==> flow/design.v <==
package params_pkg;
  parameter int COEFF_WIDTH    = 16;  
  parameter int DATA_WIDTH     = 12;  
  parameter int OUTPUT_WIDTH   = 16;  
  parameter int PIPELINE_DEPTH = 5;   
  parameter int NUM_TAPS       = 16;  
  parameter int INPUT_FRAC     = 11;  
  parameter int COEFF_FRAC     = 14;  
  parameter int OUTPUT_FRAC    = 14;  
  parameter int ACC_WIDTH      = 32;  
  localparam int PROD_WIDTH = DATA_WIDTH + COEFF_WIDTH;  
  localparam int SHIFT_RIGHT = (INPUT_FRAC + COEFF_FRAC) - OUTPUT_FRAC;  
  typedef logic signed [DATA_WIDTH-1:0]    in_t;
  typedef logic signed [COEFF_WIDTH-1:0]  coeff_t;
  typedef logic signed [PROD_WIDTH-1:0]   prod_t;
  typedef logic signed [ACC_WIDTH-1:0]    acc_t;
  typedef logic signed [OUTPUT_WIDTH-1:0] out_t;
  localparam logic [NUM_TAPS*COEFF_WIDTH-1:0] COEFF_ROM = {
    -16'sd28,
    -16'sd1014,
    -16'sd1589,
    -16'sd1638,
    -16'sd1153,
    -16'sd261,
    16'sd790,
    16'sd1710,
    16'sd2177,
    16'sd2110,
    16'sd1594,
    16'sd845,
    16'sd184,
    -16'sd179,
    -16'sd226,
    -16'sd116
  };
endpackage
import params_pkg::*;
module algorithm_core (
  input  logic                 clk,
  input  logic                 rst_n,
  input  logic                 s_valid,
  output logic                 s_ready,
  input  params_pkg::in_t      s_data,
  output logic                 m_valid,
  input  logic                 m_ready,
  output params_pkg::out_t     m_data
);
  assign s_ready = 1'b1;
  logic signed [DATA_WIDTH-1:0] samples [0:NUM_TAPS-1];
  logic valid_pipe [0:PIPELINE_DEPTH];
  logic signed [PROD_WIDTH-1:0] prods_comb [0:NUM_TAPS-1];
  params_pkg::acc_t prod_ext_comb [0:NUM_TAPS-1];
  params_pkg::acc_t stage_prod_reg   [0:NUM_TAPS-1];  
  params_pkg::acc_t stage_sum8_reg   [0:8-1];        
  params_pkg::acc_t stage_sum4_reg   [0:4-1];        
  params_pkg::acc_t stage_sum2_reg   [0:2-1];        
  params_pkg::acc_t stage_final_reg;                 
  genvar i;
  generate
    for (i = 0; i < NUM_TAPS; i++) begin : PROD_COMB
      always_comb begin
        prods_comb[i] = $signed(samples[i]) * $signed(COEFF_ROM[i*COEFF_WIDTH +: COEFF_WIDTH]);
        prod_ext_comb[i] = $signed({{(ACC_WIDTH-PROD_WIDTH){prods_comb[i][PROD_WIDTH-1]}}, prods_comb[i]});
      end
    end
  endgenerate
  integer idx;
  always_ff @(posedge clk or negedge rst_n) begin
    if (!rst_n) begin
      for (idx = 0; idx < NUM_TAPS; idx = idx + 1) begin
        samples[idx] <= '0;
      end
      for (idx = 0; idx <= PIPELINE_DEPTH; idx = idx + 1) begin
        valid_pipe[idx] <= 1'b0;
      end
      for (idx = 0; idx < NUM_TAPS; idx = idx + 1) begin
        stage_prod_reg[idx] <= '0;
      end
      for (idx = 0; idx < 8; idx = idx + 1) begin
        stage_sum8_reg[idx] <= '0;
      end
      for (idx = 0; idx < 4; idx = idx + 1) begin
        stage_sum4_reg[idx] <= '0;
      end
      for (idx = 0; idx < 2; idx = idx + 1) begin
        stage_sum2_reg[idx] <= '0;
      end
      stage_final_reg <= '0;
    end else begin
      if (s_valid && s_ready) begin
        for (idx = NUM_TAPS-1; idx >= 1; idx = idx - 1) begin
          samples[idx] <= samples[idx-1];
        end
        samples[0] <= s_data;
      end
      valid_pipe[0] <= s_valid & s_ready;
      for (idx = 0; idx < PIPELINE_DEPTH; idx = idx + 1) begin
        valid_pipe[idx+1] <= valid_pipe[idx];
      end
      for (idx = 0; idx < NUM_TAPS; idx = idx + 1) begin
        stage_prod_reg[idx] <= prod_ext_comb[idx];
      end
      for (idx = 0; idx < 8; idx = idx + 1) begin
        stage_sum8_reg[idx] <= stage_prod_reg[2*idx] + stage_prod_reg[2*idx + 1];
      end
      for (idx = 0; idx < 4; idx = idx + 1) begin
        stage_sum4_reg[idx] <= stage_sum8_reg[2*idx] + stage_sum8_reg[2*idx + 1];
      end
      for (idx = 0; idx < 2; idx = idx + 1) begin
        stage_sum2_reg[idx] <= stage_sum4_reg[2*idx] + stage_sum4_reg[2*idx + 1];
      end
      stage_final_reg <= stage_sum2_reg[0] + stage_sum2_reg[1];
    end
  end
  logic signed [ACC_WIDTH-1:0] shifted_acc;
  always_comb begin
    if (SHIFT_RIGHT >= 0)
      shifted_acc = $signed(stage_final_reg) >>> SHIFT_RIGHT;
    else
      shifted_acc = $signed(stage_final_reg) <<< (-SHIFT_RIGHT);
  end
  assign m_data  = params_pkg::out_t'(shifted_acc[OUTPUT_WIDTH-1:0]);
  assign m_valid = valid_pipe[PIPELINE_DEPTH];
endmodule
import params_pkg::*;
module algorithm_top (
  input  logic                 clk,
  input  logic                 rst_n,
  input  logic                 s_valid,
  output logic                 s_ready,
  input  params_pkg::in_t      s_data,
  output logic                 m_valid,
  input  logic                 m_ready,
  output params_pkg::out_t     m_data
);
  algorithm_core u_core (
    .clk      (clk),
    .rst_n    (rst_n),
    .s_valid  (s_valid),
    .s_ready  (s_ready),
    .s_data   (s_data),
    .m_valid  (m_valid),
    .m_ready  (m_ready),
    .m_data   (m_data)
  );
endmodule
---- Reports on algorithm_top ----
The steps from the RTL of algorithm_top to its reports follow in flow order.
Line numbers count from 1 in the design file above.
Cell names lack the library's common part.
Not given: n/a
set-up
  top module .............................. algorithm_top
  clock ................................... clk
  standard-cell library ................... sky130hd
  library corner .......................... tt_025C_1v80

---- Word level ----
Source: Yosys, flattened and elaborated. Widths are those after wreduce; folded enables and synchronous resets count as part of the registers. Registers that Yosys merges into a memory's read port (data or address) are not register bits. Print and check cells do not count. Equal cells are merged and count once.
cells by class
  $add $sub $neg .......................... 15
  multipliers ............................. 16
operator list
  operator                                                                count
  12-bit by 11-bit multiplier with 23-bit output (second input constant)  4
  12-bit by 12-bit multiplier with 24-bit output (second input constant)  3
  12-bit by 10-bit multiplier with 22-bit output (second input constant)  3
  12-bit by 13-bit multiplier with 25-bit output (second input constant)  1
  12-bit by 6-bit multiplier with 18-bit output (second input constant)   2
  12-bit by 9-bit multiplier with 21-bit output (second input constant)   1
  12-bit by 8-bit multiplier with 20-bit output (second input constant)   1
  27-bit adder                                                            3
  12-bit by 4-bit multiplier with 16-bit output (second input constant)   1
  25-bit by 25-bit adder with 26-bit output                               2
  25-bit by 26-bit adder with 27-bit output                               1
  25-bit by 24-bit adder with 26-bit output                               1
  22-bit by 24-bit adder with 25-bit output                               1
  23-bit by 24-bit adder with 25-bit output                               1
  24-bit by 23-bit adder with 25-bit output                               1
  24-bit by 24-bit adder with 25-bit output                               1
  23-bit by 18-bit adder with 24-bit output                               1
  22-bit by 22-bit adder with 23-bit output                               1
  20-bit by 21-bit adder with 22-bit output                               1
  21-bit by 21-bit adder with 22-bit output                               1
bit counts
  register bits after elaboration ......... 929
  input port bits ......................... 16
  output and inout bits ................... 18
  elaborated cells ........................ 84

---- Logic depth ----
Yosys ltp: most cells in a row. Word level: on the elaborated netlist, between registers, memories and ports. Mapped: between sequential cells and ports; inverters and the memories' decode and read muxes count.
depth
  depth in word-level cells ............... 1
  ABC_AREA ................................ 1
  depth in mapped cells ................... 22
  mapped depth without buffers ............ 22

---- Synthesis result ----
Yosys stat after the flow's synthesis: flattened, memories mapped to cells. It holds for the ABC_AREA given above (unset counts as 0); a run with the other value may have another netlist.
Totals and module areas in this step are rounded.
cell types
  cell type  count  total area (µm²)
  dfrtp_1    909    2.27E+04
  ha_1       1374   1.72E+04
  fa_1       569    1.14E+04
  nand2_1    2961   1.11E+04
  inv_1      2328   8.74E+03
  nor2_1     754    2.83E+03
  a21oi_1    538    2.69E+03
  nand3_1    525    2627.52
  xor2_1     273    2.39E+03
  o21ai_0    304    1.52E+03
  xnor2_1    147    1.29E+03
  nand4_1    133    832.048
  o21bai_1   53     397.882
  a21o_1     49     367.853
  nor3_1     55     275.264
  nand2_2    31     193.936
  nand3b_1   24     180.173
  nor2_2     26     162.656
Not listed: further types 30, cells in them 192.
mapped netlist
  cells in the netlist .................... 11245
  synthesis area .......................... 0.0882 mm²
  sequential part of the area ............. 0.0227 mm²
  flip-flop cells ......................... 909
  buffer cells ............................ 52

---- Timing after synthesis ----
OpenSTA on the mapped netlist: ideal clock, no wires. The path of least setup slack (recovery checks aside). Input and output delay are each 20% of the period. Register names are those of the netlist, which keeps one name where synthesis merged equal registers.
timing path after synthesis
  kind .................................... reg-to-reg
  start ................................... register u_core.samples[10][11]
  end ..................................... register u_core.stage_prod_reg[10][21]
  period .................................. 6.0 ns
  library setup time ...................... 0.117 ns
  launch time at the first pin ............ 0.000 ns
  arrival time ............................ 4.478 ns
  path slack .............................. 1.406 ns
  delay of the path ....................... 4.595 ns
  driving pins on the path ................ 20
  synthesis period reached ................ 4.594 ns
"delay of the path" = arrival - input delay + setup time.
"driving pins on the path" counts driving pins, that of a launching flip-flop among them; a cell with two outputs on the path counts twice.
"synthesis period reached" = period - worst setup slack (recovery checks aside). The figure is calculated, with input and output delays left at 20% of the set period.
Between the ends stands the longest chain of elaborated cells between them, by number of cells; it is not shown to be the way that was timed. Of several equally long chains one is given.
A line is the first line of the expression or statement that the cell stems from. Yosys adds cells for indexed reads and writes and turns some case tables into memories.
between the ends, after synthesis
  cells stage by stage .................... dfrtp_1 > clkbuf_2 > inv_1 > fa_1 > inv_1 > fa_1 > fa_1 > fa_1 > inv_1 > fa_1 > inv_1 > ha_1 > nand2_1 > inv_1 > a21oi_1 > nor2_1 > nor2_1 > nand2_1 > nand2_1 > nand2_1
  cells in the longest elaborated chain ... 1
  elaborated cells on any way between the ends .. 1
  those cells by class .................... 1 x mul
ends and longest elaborated chain, after synthesis
  element                                         line  text
  start: declaration                              49    logic signed [DATA_WIDTH-1:0] samples [0:NUM_TAPS-1];
  start: assignment                               71    samples[idx] <= '0;
  start: assignment                               92    samples[idx] <= samples[idx-1];
  12-bit by 10-bit multiplier with 22-bit output  62    prods_comb[i] = $signed(samples[i]) * $signed(COEFF_ROM[i*COEFF_WIDTH +: COEFF_WIDTH]);
  end: assignment                                 77    stage_prod_reg[idx] <= '0;
  end: assignment                                 101   stage_prod_reg[idx] <= prod_ext_comb[idx];
  end: declaration                                53    params_pkg::acc_t stage_prod_reg   [0:NUM_TAPS-1];

---- Timing after layout ----
From the final timing report of flow run 1: the path of least setup slack in the routed layout; clock arrival at registers is part of the times.
timing path after layout
  kind .................................... reg-to-reg
  start ................................... register u_core.samples[11][7]
  end ..................................... register u_core.stage_prod_reg[11][19]
  period .................................. 6.0 ns
  library setup time ...................... 0.11 ns
  launch time at the first pin ............ 0.76 ns
  arrival time ............................ 5.56 ns
  path slack .............................. 1.09 ns
  driving pins on the path ................ 21
Between the ends stands the longest chain of elaborated cells between them, by number of cells; it is not shown to be the way that was timed. Of several equally long chains one is given.
between the ends, after layout
  cells stage by stage .................... dfrtp_1 > inv_1 > fa_1 > inv_1 > fa_1 > inv_1 > fa_1 > inv_1 > fa_1 > inv_1 > fa_1 > inv_1 > ha_1 > a21oi_1 > nand2_1 > nand2_1 > nand3_1 > nand2_1 > nand2_1 > nand2_1 > nand2_1
  cells in the longest elaborated chain ... 1
  elaborated cells on any way between the ends .. 1
  those cells by class .................... 1 x mul
ends and longest elaborated chain, after layout
  element                                         line  text
  start: declaration                              49    logic signed [DATA_WIDTH-1:0] samples [0:NUM_TAPS-1];
  start: assignment                               71    samples[idx] <= '0;
  start: assignment                               92    samples[idx] <= samples[idx-1];
  12-bit by 12-bit multiplier with 24-bit output  62    prods_comb[i] = $signed(samples[i]) * $signed(COEFF_ROM[i*COEFF_WIDTH +: COEFF_WIDTH]);
  end: assignment                                 77    stage_prod_reg[idx] <= '0;
  end: assignment                                 101   stage_prod_reg[idx] <= prod_ext_comb[idx];
  end: declaration                                53    params_pkg::acc_t stage_prod_reg   [0:NUM_TAPS-1];

==> runs of algorithm_top <==
Measured data: module algorithm_top, platform sky130hd, 5 stored runs of the flow under differing settings, order arbitrary. Input and output delays are each 20% of the period that was set; the output load is 0.01 pF.
By "clock period reached" is meant the clock period of the run minus its worst setup slack. This is arithmetic on one report: input and output delays are still those of the set period (20% each).
"worst setup path time": the worst setup path's part of the clock period (all of it between registers, 20% less for each end at a port) less its slack. A launch clock that arrives late makes it longer, a capture clock that arrives late makes it shorter.
The measured numbers are rounded.

---- flow run 1 ----
settings
  ABC_AREA = 1
  CAP_MARGIN = 35
  CORE_ASPECT_RATIO = 0.92
  CORE_MARGIN = 7
  CTS_CLUSTER_DIAMETER = 346
  MIN_ROUTING_LAYER = met2
  period_ns = 6.0
  CORE_UTILIZATION = 40
  SLEW_MARGIN = 20
results
  worst setup path time ................... 4.91 ns
  type of the worst setup path ............ reg-to-reg
  clock period reached .................... 4.909 ns
  worst hold slack after layout ........... 0.340 ns
  chip area in the Yosys report ........... 0.0882 mm²
  standard-cell area of the final layout .. 0.0961 mm²
  area of the die ......................... 0.234 mm²
  worst setup slack after layout .......... 1.09 ns

---- flow run 2 ----
settings
  ABC_AREA = 0
  CAP_MARGIN = 35
  CELL_PAD_IN_SITES_DETAIL_PLACEMENT = 2
  CELL_PAD_IN_SITES_GLOBAL_PLACEMENT = 2
  CORE_ASPECT_RATIO = 0.92
  CORE_MARGIN = 3
  CORE_UTILIZATION = 24
  CTS_CLUSTER_DIAMETER = 346
  GPL_ROUTABILITY_DRIVEN = 0
  GPL_TIMING_DRIVEN = 0
  MIN_ROUTING_LAYER = met2
  period_ns = 4.03
  SLEW_MARGIN = 20
results
  worst setup path time ................... 5.20 ns
  type of the worst setup path ............ reg-to-reg
  standard-cell area of the final layout .. 0.096 mm²
  worst setup slack after layout .......... -1.17 ns
  worst hold slack after layout ........... 0.350 ns
  area of the die ......................... 0.328 mm²
  chip area in the Yosys report ........... 0.0771 mm²
  clock period reached .................... 5.202 ns

---- flow run 3 ----
settings
  CAP_MARGIN = 10
  CELL_PAD_IN_SITES_DETAIL_PLACEMENT = 2
  CORE_ASPECT_RATIO = 1.38
  CORE_UTILIZATION = 33
  CTS_CLUSTER_DIAMETER = 397
  GPL_ROUTABILITY_DRIVEN = 0
  MAX_ROUTING_LAYER = met4
  PLACE_DENSITY_LB_ADDON = 0.11
  SETUP_SLACK_MARGIN = -0.03
  SLEW_MARGIN = 15
  TNS_END_PERCENT = 40
  period_ns = 7.65
  CORE_MARGIN = 2
results
  worst setup path time ................... 5.80 ns
  type of the worst setup path ............ reg-to-reg
  area of the die ......................... 0.237 mm²
  worst setup slack after layout .......... 1.85 ns
  chip area in the Yosys report ........... 0.0771 mm²
  standard-cell area of the final layout .. 0.085 mm²
  worst hold slack after layout ........... 0.318 ns
  clock period reached .................... 5.803 ns

---- flow run 4 ----
settings
  CORE_MARGIN = 9
  CORE_UTILIZATION = 25
  CTS_CLUSTER_SIZE = 97
  GPL_TIMING_DRIVEN = 0
  PLACE_DENSITY = 0.92
  SETUP_SLACK_MARGIN = 0.37
  period_ns = 8.9
  CAP_MARGIN = 20
  SLEW_MARGIN = 20
results
  worst setup slack after layout .......... 2.79 ns
  worst hold slack after layout ........... 0.347 ns
  area of the die ......................... 0.329 mm²
  standard-cell area of the final layout .. 0.086 mm²
  chip area in the Yosys report ........... 0.0771 mm²
  worst setup path time ................... 6.11 ns
  type of the worst setup path ............ reg-to-reg
  clock period reached .................... 6.106 ns

---- flow run 5 ----
settings
  ABC_AREA = 1
  CAP_MARGIN = 10
  CELL_PAD_IN_SITES_DETAIL_PLACEMENT = 2
  CORE_ASPECT_RATIO = 1.38
  CORE_UTILIZATION = 33
  CTS_CLUSTER_DIAMETER = 397
  GPL_ROUTABILITY_DRIVEN = 1
  MAX_ROUTING_LAYER = met4
  MIN_ROUTING_LAYER = met2
  PLACE_DENSITY_LB_ADDON = 0.01
  SETUP_SLACK_MARGIN = -0.03
  SLEW_MARGIN = 15
  TNS_END_PERCENT = 40
  period_ns = 7.65
  CORE_MARGIN = 2
results
  worst setup path time ................... 5.38 ns
  type of the worst setup path ............ reg-to-reg
  clock period reached .................... 5.380 ns
  chip area in the Yosys report ........... 0.0882 mm²
  standard-cell area of the final layout .. 0.0968 mm²
  worst setup slack after layout .......... 2.27 ns
  area of the die ......................... 0.272 mm²
  worst hold slack after layout ........... 0.350 ns
